==> flow/design.v <==
`timescale 1ns/1ps
module array_mult_top (
    input             clk,
    input      [15:0] a,
    input      [15:0] b,
    output reg [31:0] p
);
    reg  [15:0] a_q, b_q;
    wire [31:0] prod;
    array_multiplier u_mult (
        .in_A(a_q),
        .in_B(b_q),
        .prod_out(prod)
    );
    always @(posedge clk) begin
        a_q <= a;
        b_q <= b;
        p   <= prod;
    end
endmodule

`timescale 1ns/1ps
module array_multiplier (
    input  [15:0] in_A,
    input  [15:0] in_B,
    output [31:0] prod_out
);
    wire [15:0] pp [15:0];   
    genvar i, j;
    generate
        for (i = 0; i < 16; i = i + 1) begin : GEN_PP_ROW
            for (j = 0; j < 16; j = j + 1) begin : GEN_PP_COL
                assign pp[i][j] = in_A[j] & in_B[i];
            end
        end
    endgenerate
    wire [31:0] row_sum [15:0];
    wire [31:0] row_carry [15:0];
    assign row_sum[0]   = {16'b0, pp[0]};
    assign row_carry[0] = 32'b0;
    genvar r;
    generate
        for (r = 1; r < 16; r = r + 1) begin : ADDER_ROWS
            wire [31:0] shifted_pp = { {16 - r{1'b0}}, pp[r], {r{1'b0}} };
            adder32 ADD_STAGE (
                .in_a(row_sum[r-1]),
                .in_b(shifted_pp),
                .cin(1'b0),
                .sum(row_sum[r]),
                .cout(row_carry[r])
            );
        end
    endgenerate
    assign prod_out = row_sum[15];
endmodule
module adder32 (
    input  [31:0] in_a,
    input  [31:0] in_b,
    input         cin,
    output [31:0] sum,
    output        cout
);
    wire [31:0] carry;
    genvar k;
    full_adder FA0 (.a(in_a[0]), .b(in_b[0]), .cin(cin), .sum(sum[0]), .cout(carry[0]));
    generate
        for (k = 1; k < 32; k = k + 1) begin : FA_CHAIN
            full_adder FAi (.a(in_a[k]), .b(in_b[k]), .cin(carry[k-1]), .sum(sum[k]), .cout(carry[k]));
        end
    endgenerate
    assign cout = carry[31];
endmodule
module full_adder (
    input  a,
    input  b,
    input  cin,
    output sum,
    output cout
);
    assign sum  = a ^ b ^ cin;
    assign cout = (a & b) | (b & cin) | (a & cin);
endmodule
======== From RTL to reports: array_mult_top ========
Tool output for the design above, in the order of the flow.
Line numbers count from 1 in the design file above.
Operators carry their Yosys type and port widths (W data, S select, Z words).
Not given: --
inputs
  design top .............................. array_mult_top
  clock ................................... clk
  standard-cell library ................... sky130hd
  library corner .......................... tt_025C_1v80

======== Elaborated design ========
Source: Yosys, flattened and elaborated, memories not mapped. Widths are those after wreduce; folded enables and synchronous resets count as part of the registers. Registers that Yosys merges into a memory's read port (data or address) are not register bits. Print and check cells do not count. Equal cells are merged and count once.
operators by class
  bitwise logic cells ..................... 1,856
operator list
  kind           number
  $and A1 B1 Y1  944
  $xor A1 B1 Y1  464
  $or A1 B1 Y1   448
bit counts
  input port bits ......................... 33
  cells after elaboration ................. 1,859
  bits in registers ....................... 64
  output and inout port bits .............. 32

======== Longest topological paths ========
Longest topological path by Yosys (ltp), each cell counted once; first at word level (registers and memories cut), then after technology mapping (sequential cells cut; the memories' decode and read muxes count).
logic depth
  depth after elaboration ................. 116
  ABC_AREA ................................ 0
  gate-level depth with buffers ........... 80
  depth with buffers taken out ............ 79

======== Synthesis result ========
Source: synth_stat.txt of the flow (Yosys; design flattened, memories mapped). It holds for the ABC_AREA given above (unset counts as 0); a run with the other value may have another netlist.
Totals and module areas in this step are rounded.
synthesis totals
  mapped flip-flops ....................... 64
  buffer cells ............................ 32
  cell area after synthesis ............... 0.00815 mm^2
  cells in the netlist .................... 680
  sequential area ......................... 0.00128 mm^2
cells by type
  cell type                 number  area in all (um^2)
  sky130_fd_sc_hd__fa_1     224     4.48E+03
  sky130_fd_sc_hd__and2_1   211     1.32E+03
  sky130_fd_sc_hd__dfxtp_1  64      1.28E+03
  sky130_fd_sc_hd__inv_1    88      330.317
  sky130_fd_sc_hd__buf_6    21      236.477
  sky130_fd_sc_hd__ha_1     16      200.192
  sky130_fd_sc_hd__nand2_1  32      120.115
  sky130_fd_sc_hd__and2_2   13      97.594
  sky130_fd_sc_hd__buf_4    11      82.579
By module: a second synthesis without flattening, with its own total; a netlist apart from the flattened one above.
second synthesis, totals
  cell total of the unflattened synthesis .. 833
  area total of the unflattened synthesis .. 0.0128 mm^2
Rows give one instance, submodules left out.
by module
  module            cells  seq. area (mm^2)  times used  area (mm^2)
  full_adder        1      0                 480         0.00002
  array_multiplier  289    0                 1           0.0019
  array_mult_top    64     0.00128           1           0.00128
  adder32           0      0                 15          0

======== Timing after synthesis ========
Path of least setup slack by OpenSTA after synthesis, without wires, with an ideal clock, recovery checks aside; 20% of the period is set as input and as output delay. Where synthesis merged equal registers, the netlist keeps one of their names.
timing after synthesis
  path kind ............................... register to register
  start point ............................. register b_q[0]
  end point ............................... register p[30]
  arrival time ............................ 19.377 ns
  delay of the path ....................... 19.434 ns
  driving pins on the path ................ 55
  setup time .............................. 0.057 ns
  launch time at the first pin ............ 0.000 ns
  period .................................. 20.0 ns
  path buffers ............................ 1
  path slack .............................. 0.566 ns
  required time ........................... 19.943 ns
  synthesis period reached ................ 19.434 ns
"delay of the path" is the arrival time less input delay plus setup time.
"driving pins on the path" counts driving pins, that of a launching flip-flop among them; a cell with two outputs on the path counts twice.
"synthesis period reached" is the clock period less the worst setup slack; recovery checks do not enter. This is arithmetic on one report: input and output delays are still those of the set period (20% each).
The rows between start and end are the longest chain of elaborated cells between them; the timing report does not say that the signal goes this way. Where chains are equally long, one stands for them.
Each line given opens the expression or statement behind the cell; cells for indexed reads and writes are added by Yosys, which also makes memories of some case tables.
on the way, after synthesis
  path through ............................ sky130_fd_sc_hd__dfxtp_1 -> sky130_fd_sc_hd__buf_6 -> sky130_fd_sc_hd__and2_1 -> sky130_fd_sc_hd__ha_1 -> sky130_fd_sc_hd__inv_1 -> sky130_fd_sc_hd__fa_1 -> sky130_fd_sc_hd__fa_1 -> sky130_fd_sc_hd__inv_1 -> sky130_fd_sc_hd__fa_1 -> sky130_fd_sc_hd__fa_1 -> sky130_fd_sc_hd__fa_1 -> sky130_fd_sc_hd__fa_1 -> sky130_fd_sc_hd__fa_1 -> sky130_fd_sc_hd__fa_1 -> sky130_fd_sc_hd__fa_1 -> sky130_fd_sc_hd__fa_1 -> sky130_fd_sc_hd__fa_1 -> sky130_fd_sc_hd__fa_1 -> [19 not listed] -> sky130_fd_sc_hd__fa_1 -> sky130_fd_sc_hd__fa_1 -> sky130_fd_sc_hd__fa_1 -> sky130_fd_sc_hd__fa_1 -> sky130_fd_sc_hd__fa_1 -> sky130_fd_sc_hd__fa_1 -> sky130_fd_sc_hd__fa_1 -> sky130_fd_sc_hd__fa_1 -> sky130_fd_sc_hd__fa_1 -> sky130_fd_sc_hd__fa_1 -> sky130_fd_sc_hd__fa_1 -> sky130_fd_sc_hd__fa_1 -> sky130_fd_sc_hd__fa_1 -> sky130_fd_sc_hd__fa_1 -> sky130_fd_sc_hd__fa_1 -> sky130_fd_sc_hd__inv_1 -> sky130_fd_sc_hd__fa_1 -> sky130_fd_sc_hd__inv_1
  cells in the longest elaborated chain ... 114
  elaborated cells on any way between the ends .. 1,567
  RTL lines with such cells ............... 3
  classes of those cells .................. logic (1567)
ends and longest elaborated chain, after synthesis
  item                        line  RTL
  from (decl)                 8     reg  [15:0] a_q, b_q;
  from (assign)               17    b_q <= b;
  $and A1 B1 Y1               33    assign pp[i][j] = in_A[j] & in_B[i];
  $and A1 B1 Y1 (2 in a row)  81    assign cout = (a & b) | (b & cin) | (a & cin);
  $or A1 B1 Y1 (2 in a row)   81
  $and A1 B1 Y1               81
  $or A1 B1 Y1 (2 in a row)   81
  $and A1 B1 Y1               81
  $or A1 B1 Y1 (2 in a row)   81
  [93 not listed]             --
  $and A1 B1 Y1               81
  $or A1 B1 Y1 (2 in a row)   81
  $and A1 B1 Y1               81
  $or A1 B1 Y1 (2 in a row)   81
  $and A1 B1 Y1               81
  $or A1 B1 Y1 (2 in a row)   81
  $xor A1 B1 Y1               80    assign sum  = a ^ b ^ cin;
  to (assign)                 18    p   <= prod;
  to (decl)                   6     output reg [31:0] p

======== Worst path after layout ========
From the final timing report of record 1: the path of least setup slack in the routed layout; clock arrival at registers is part of the times.
timing post-layout
  path kind ............................... register to register
  start point ............................. register b_q[0]
  end point ............................... register p[30]
  launch time at the first pin ............ 0.36 ns
  driving pins on the path ................ 50
  setup time .............................. 0.05 ns
  required time ........................... 20.30 ns
  path buffers ............................ 0
  period .................................. 20.0 ns
  path slack .............................. 0.00 ns
  arrival time ............................ 20.30 ns
The rows between start and end are the longest chain of elaborated cells between them; the timing report does not say that the signal goes this way. Where chains are equally long, one stands for them.
on the way, post-layout
  path through ............................ sky130_fd_sc_hd__dfxtp_4 -> sky130_fd_sc_hd__and2_4 -> sky130_fd_sc_hd__ha_2 -> sky130_fd_sc_hd__inv_1 -> sky130_fd_sc_hd__fa_2 -> sky130_fd_sc_hd__fa_2 -> sky130_fd_sc_hd__inv_2 -> sky130_fd_sc_hd__fa_1 -> sky130_fd_sc_hd__fa_2 -> sky130_fd_sc_hd__fa_2 -> sky130_fd_sc_hd__fa_2 -> sky130_fd_sc_hd__fa_2 -> sky130_fd_sc_hd__fa_2 -> sky130_fd_sc_hd__fa_1 -> sky130_fd_sc_hd__fa_1 -> sky130_fd_sc_hd__fa_2 -> sky130_fd_sc_hd__fa_2 -> sky130_fd_sc_hd__fa_1 -> [14 not listed] -> sky130_fd_sc_hd__fa_2 -> sky130_fd_sc_hd__fa_2 -> sky130_fd_sc_hd__fa_2 -> sky130_fd_sc_hd__fa_2 -> sky130_fd_sc_hd__fa_2 -> sky130_fd_sc_hd__fa_2 -> sky130_fd_sc_hd__fa_2 -> sky130_fd_sc_hd__fa_2 -> sky130_fd_sc_hd__fa_2 -> sky130_fd_sc_hd__fa_2 -> sky130_fd_sc_hd__fa_2 -> sky130_fd_sc_hd__fa_2 -> sky130_fd_sc_hd__fa_2 -> sky130_fd_sc_hd__fa_2 -> sky130_fd_sc_hd__fa_1 -> sky130_fd_sc_hd__inv_1 -> sky130_fd_sc_hd__fa_1 -> sky130_fd_sc_hd__inv_1
  cells in the longest elaborated chain ... 114
  elaborated cells on any way between the ends .. 1,567
  RTL lines with such cells ............... 3
  classes of those cells .................. logic (1567)
ends and longest elaborated chain, post-layout
  item                        line  RTL
  from (decl)                 8     reg  [15:0] a_q, b_q;
  from (assign)               17    b_q <= b;
  $and A1 B1 Y1               33    assign pp[i][j] = in_A[j] & in_B[i];
  $and A1 B1 Y1 (2 in a row)  81    assign cout = (a & b) | (b & cin) | (a & cin);
  $or A1 B1 Y1 (2 in a row)   81
  $and A1 B1 Y1               81
  $or A1 B1 Y1 (2 in a row)   81
  $and A1 B1 Y1               81
  $or A1 B1 Y1 (2 in a row)   81
  [93 not listed]             --
  $and A1 B1 Y1               81
  $or A1 B1 Y1 (2 in a row)   81
  $and A1 B1 Y1               81
  $or A1 B1 Y1 (2 in a row)   81
  $and A1 B1 Y1               81
  $or A1 B1 Y1 (2 in a row)   81
  $xor A1 B1 Y1               80    assign sum  = a ^ b ^ cin;
  to (assign)                 18    p   <= prod;
  to (decl)                   6     output reg [31:0] p

Lab notebook: array_mult_top

Record of 4 stored runs of the RTL-to-layout flow on array_mult_top, platform sky130hd. The runs are unordered. Constraints: input delay and output delay 20% of the set period each, output load 0.01 pF.
"period reached": clock period set for the run, less the worst setup slack. It is reckoned from that one timing run; input and output delays stay at 20% of the period that was set.
"worst path time" means the part of the period allowed to the worst setup path (the constraints hold back 20% at inputs and 20% at outputs) less its slack; where the path has registers, the arrival times of their clocks count too.
Values from the reports are rounded here.

======== record 1 ========
==> flow/run.sh <==
#!/bin/bash
# the make line also repeats the synthesis and layout settings of config.mk as NAME=value (left out here)
make -C /OpenROAD-flow-scripts/flow DESIGN_CONFIG=/design/flow/config.mk WORK_HOME=/design/flow/orfs CLKGATE_MAP_FILE= finish
==> flow/config.mk <==
export PLATFORM = sky130hd
export DESIGN_NAME = array_mult_top
export DESIGN_NICKNAME = array_mult_top
export VERILOG_FILES = /design/flow/design.v
export SDC_FILE = /design/flow/constraint.sdc
export NUM_CORES = 4
export LEC_CHECK = 0
export CAP_MARGIN = 20
export CELL_PAD_IN_SITES_DETAIL_PLACEMENT = 2
export CORE_ASPECT_RATIO = 1.18
export CORE_MARGIN = 2
export CORE_UTILIZATION = 40
export SLEW_MARGIN = 30
export TNS_END_PERCENT = 10
==> flow/constraint.sdc <==
create_clock -name core_clock -period 20.0 [get_ports {clk}]
set_input_delay 4.0000 -clock core_clock [delete_from_list [all_inputs] [get_ports {clk}]]
set_output_delay 4.0000 -clock core_clock [all_outputs]
set_load 0.01 [all_outputs]

-------- measured, record 1 --------
  chip area in the Yosys report ........... 0.00815 mm^2
  area of the die ......................... 0.0215 mm^2
  standard-cell area of the final layout .. 0.00948 mm^2
  post-route utilization .................. 47.5%
  worst setup slack after layout .......... -0.001 ns
  setup total negative slack .............. -0.001 ns
  final worst hold slack .................. 0.639 ns
  period reached .......................... 20.001 ns
  worst path time ......................... 20.00 ns
  kind of the worst setup path ............ register to register

======== record 2 ========
==> flow/run.sh <==
#!/bin/bash
# the make line also repeats the synthesis and layout settings of config.mk as NAME=value (left out here)
make -C /OpenROAD-flow-scripts/flow DESIGN_CONFIG=/design/flow/config.mk WORK_HOME=/design/flow/orfs CLKGATE_MAP_FILE= finish
==> flow/config.mk <==
export PLATFORM = sky130hd
export DESIGN_NAME = array_mult_top
export DESIGN_NICKNAME = array_mult_top
export VERILOG_FILES = /design/flow/design.v
export SDC_FILE = /design/flow/constraint.sdc
export NUM_CORES = 4
export LEC_CHECK = 0
export CAP_MARGIN = 20
export CORE_MARGIN = 2
export CORE_UTILIZATION = 40
export PLACE_DENSITY = 0.6
export SLEW_MARGIN = 20
==> flow/constraint.sdc <==
create_clock -name core_clock -period 20.0 [get_ports {clk}]
set_input_delay 4.0000 -clock core_clock [delete_from_list [all_inputs] [get_ports {clk}]]
set_output_delay 4.0000 -clock core_clock [all_outputs]
set_load 0.01 [all_outputs]

-------- measured, record 2 --------
  chip area in the Yosys report ........... 0.00815 mm^2
  area of the die ......................... 0.0215 mm^2
  standard-cell area of the final layout .. 0.00943 mm^2
  post-route utilization .................. 46.9%
  worst setup slack after layout .......... 0.503 ns
  setup total negative slack .............. 0.000 ns
  final worst hold slack .................. 0.531 ns
  period reached .......................... 19.497 ns
  worst path time ......................... 19.50 ns
  kind of the worst setup path ............ register to register

======== record 3 ========
==> flow/run.sh <==
#!/bin/bash
# the make line also repeats the synthesis and layout settings of config.mk as NAME=value (left out here)
make -C /OpenROAD-flow-scripts/flow DESIGN_CONFIG=/design/flow/config.mk WORK_HOME=/design/flow/orfs CLKGATE_MAP_FILE= finish
==> flow/config.mk <==
export PLATFORM = sky130hd
export DESIGN_NAME = array_mult_top
export DESIGN_NICKNAME = array_mult_top
export VERILOG_FILES = /design/flow/design.v
export SDC_FILE = /design/flow/constraint.sdc
export NUM_CORES = 4
export LEC_CHECK = 0
export CAP_MARGIN = 20
export CELL_PAD_IN_SITES_GLOBAL_PLACEMENT = 2
export CORE_MARGIN = 2
export CORE_UTILIZATION = 40
export CTS_CLUSTER_SIZE = 65
export MAX_ROUTING_LAYER = met4
export PLACE_DENSITY = 0.6
export SLEW_MARGIN = 20
==> flow/constraint.sdc <==
create_clock -name core_clock -period 20.0 [get_ports {clk}]
set_input_delay 4.0000 -clock core_clock [delete_from_list [all_inputs] [get_ports {clk}]]
set_output_delay 4.0000 -clock core_clock [all_outputs]
set_load 0.01 [all_outputs]

-------- measured, record 3 --------
  chip area in the Yosys report ........... 0.00815 mm^2
  area of the die ......................... 0.0215 mm^2
  standard-cell area of the final layout .. 0.00939 mm^2
  post-route utilization .................. 46.7%
  worst setup slack after layout .......... 0.604 ns
  setup total negative slack .............. 0.000 ns
  final worst hold slack .................. 0.521 ns
  period reached .......................... 19.396 ns
  worst path time ......................... 19.40 ns
  kind of the worst setup path ............ register to register

======== record 4 ========
==> flow/run.sh <==
#!/bin/bash
# the make line also repeats the synthesis and layout settings of config.mk as NAME=value (left out here)
make -C /OpenROAD-flow-scripts/flow DESIGN_CONFIG=/design/flow/config.mk WORK_HOME=/design/flow/orfs CLKGATE_MAP_FILE= finish
==> flow/config.mk <==
export PLATFORM = sky130hd
export DESIGN_NAME = array_mult_top
export DESIGN_NICKNAME = array_mult_top
export VERILOG_FILES = /design/flow/design.v
export SDC_FILE = /design/flow/constraint.sdc
export NUM_CORES = 4
export LEC_CHECK = 0
export CAP_MARGIN = 10
export CELL_PAD_IN_SITES_DETAIL_PLACEMENT = 2
export CORE_ASPECT_RATIO = 1.18
export CORE_MARGIN = 2
export CORE_UTILIZATION = 15
export CTS_CLUSTER_DIAMETER = 384
export CTS_CLUSTER_SIZE = 53
export GPL_TIMING_DRIVEN = 0
export MAX_ROUTING_LAYER = met5
export MIN_ROUTING_LAYER = met1
export SLEW_MARGIN = 30
export TNS_END_PERCENT = 85
==> flow/constraint.sdc <==
create_clock -name core_clock -period 25.9 [get_ports {clk}]
set_input_delay 5.1800 -clock core_clock [delete_from_list [all_inputs] [get_ports {clk}]]
set_output_delay 5.1800 -clock core_clock [all_outputs]
set_load 0.01 [all_outputs]

-------- measured, record 4 --------
  chip area in the Yosys report ........... 0.00815 mm^2
  area of the die ......................... 0.0562 mm^2
  standard-cell area of the final layout .. 0.00994 mm^2
  post-route utilization .................. 18.6%
  worst setup slack after layout .......... 5.35 ns
  setup total negative slack .............. 0.000 ns
  final worst hold slack .................. 0.752 ns
  period reached .......................... 20.546 ns
  worst path time ......................... 20.55 ns
  kind of the worst setup path ............ register to register
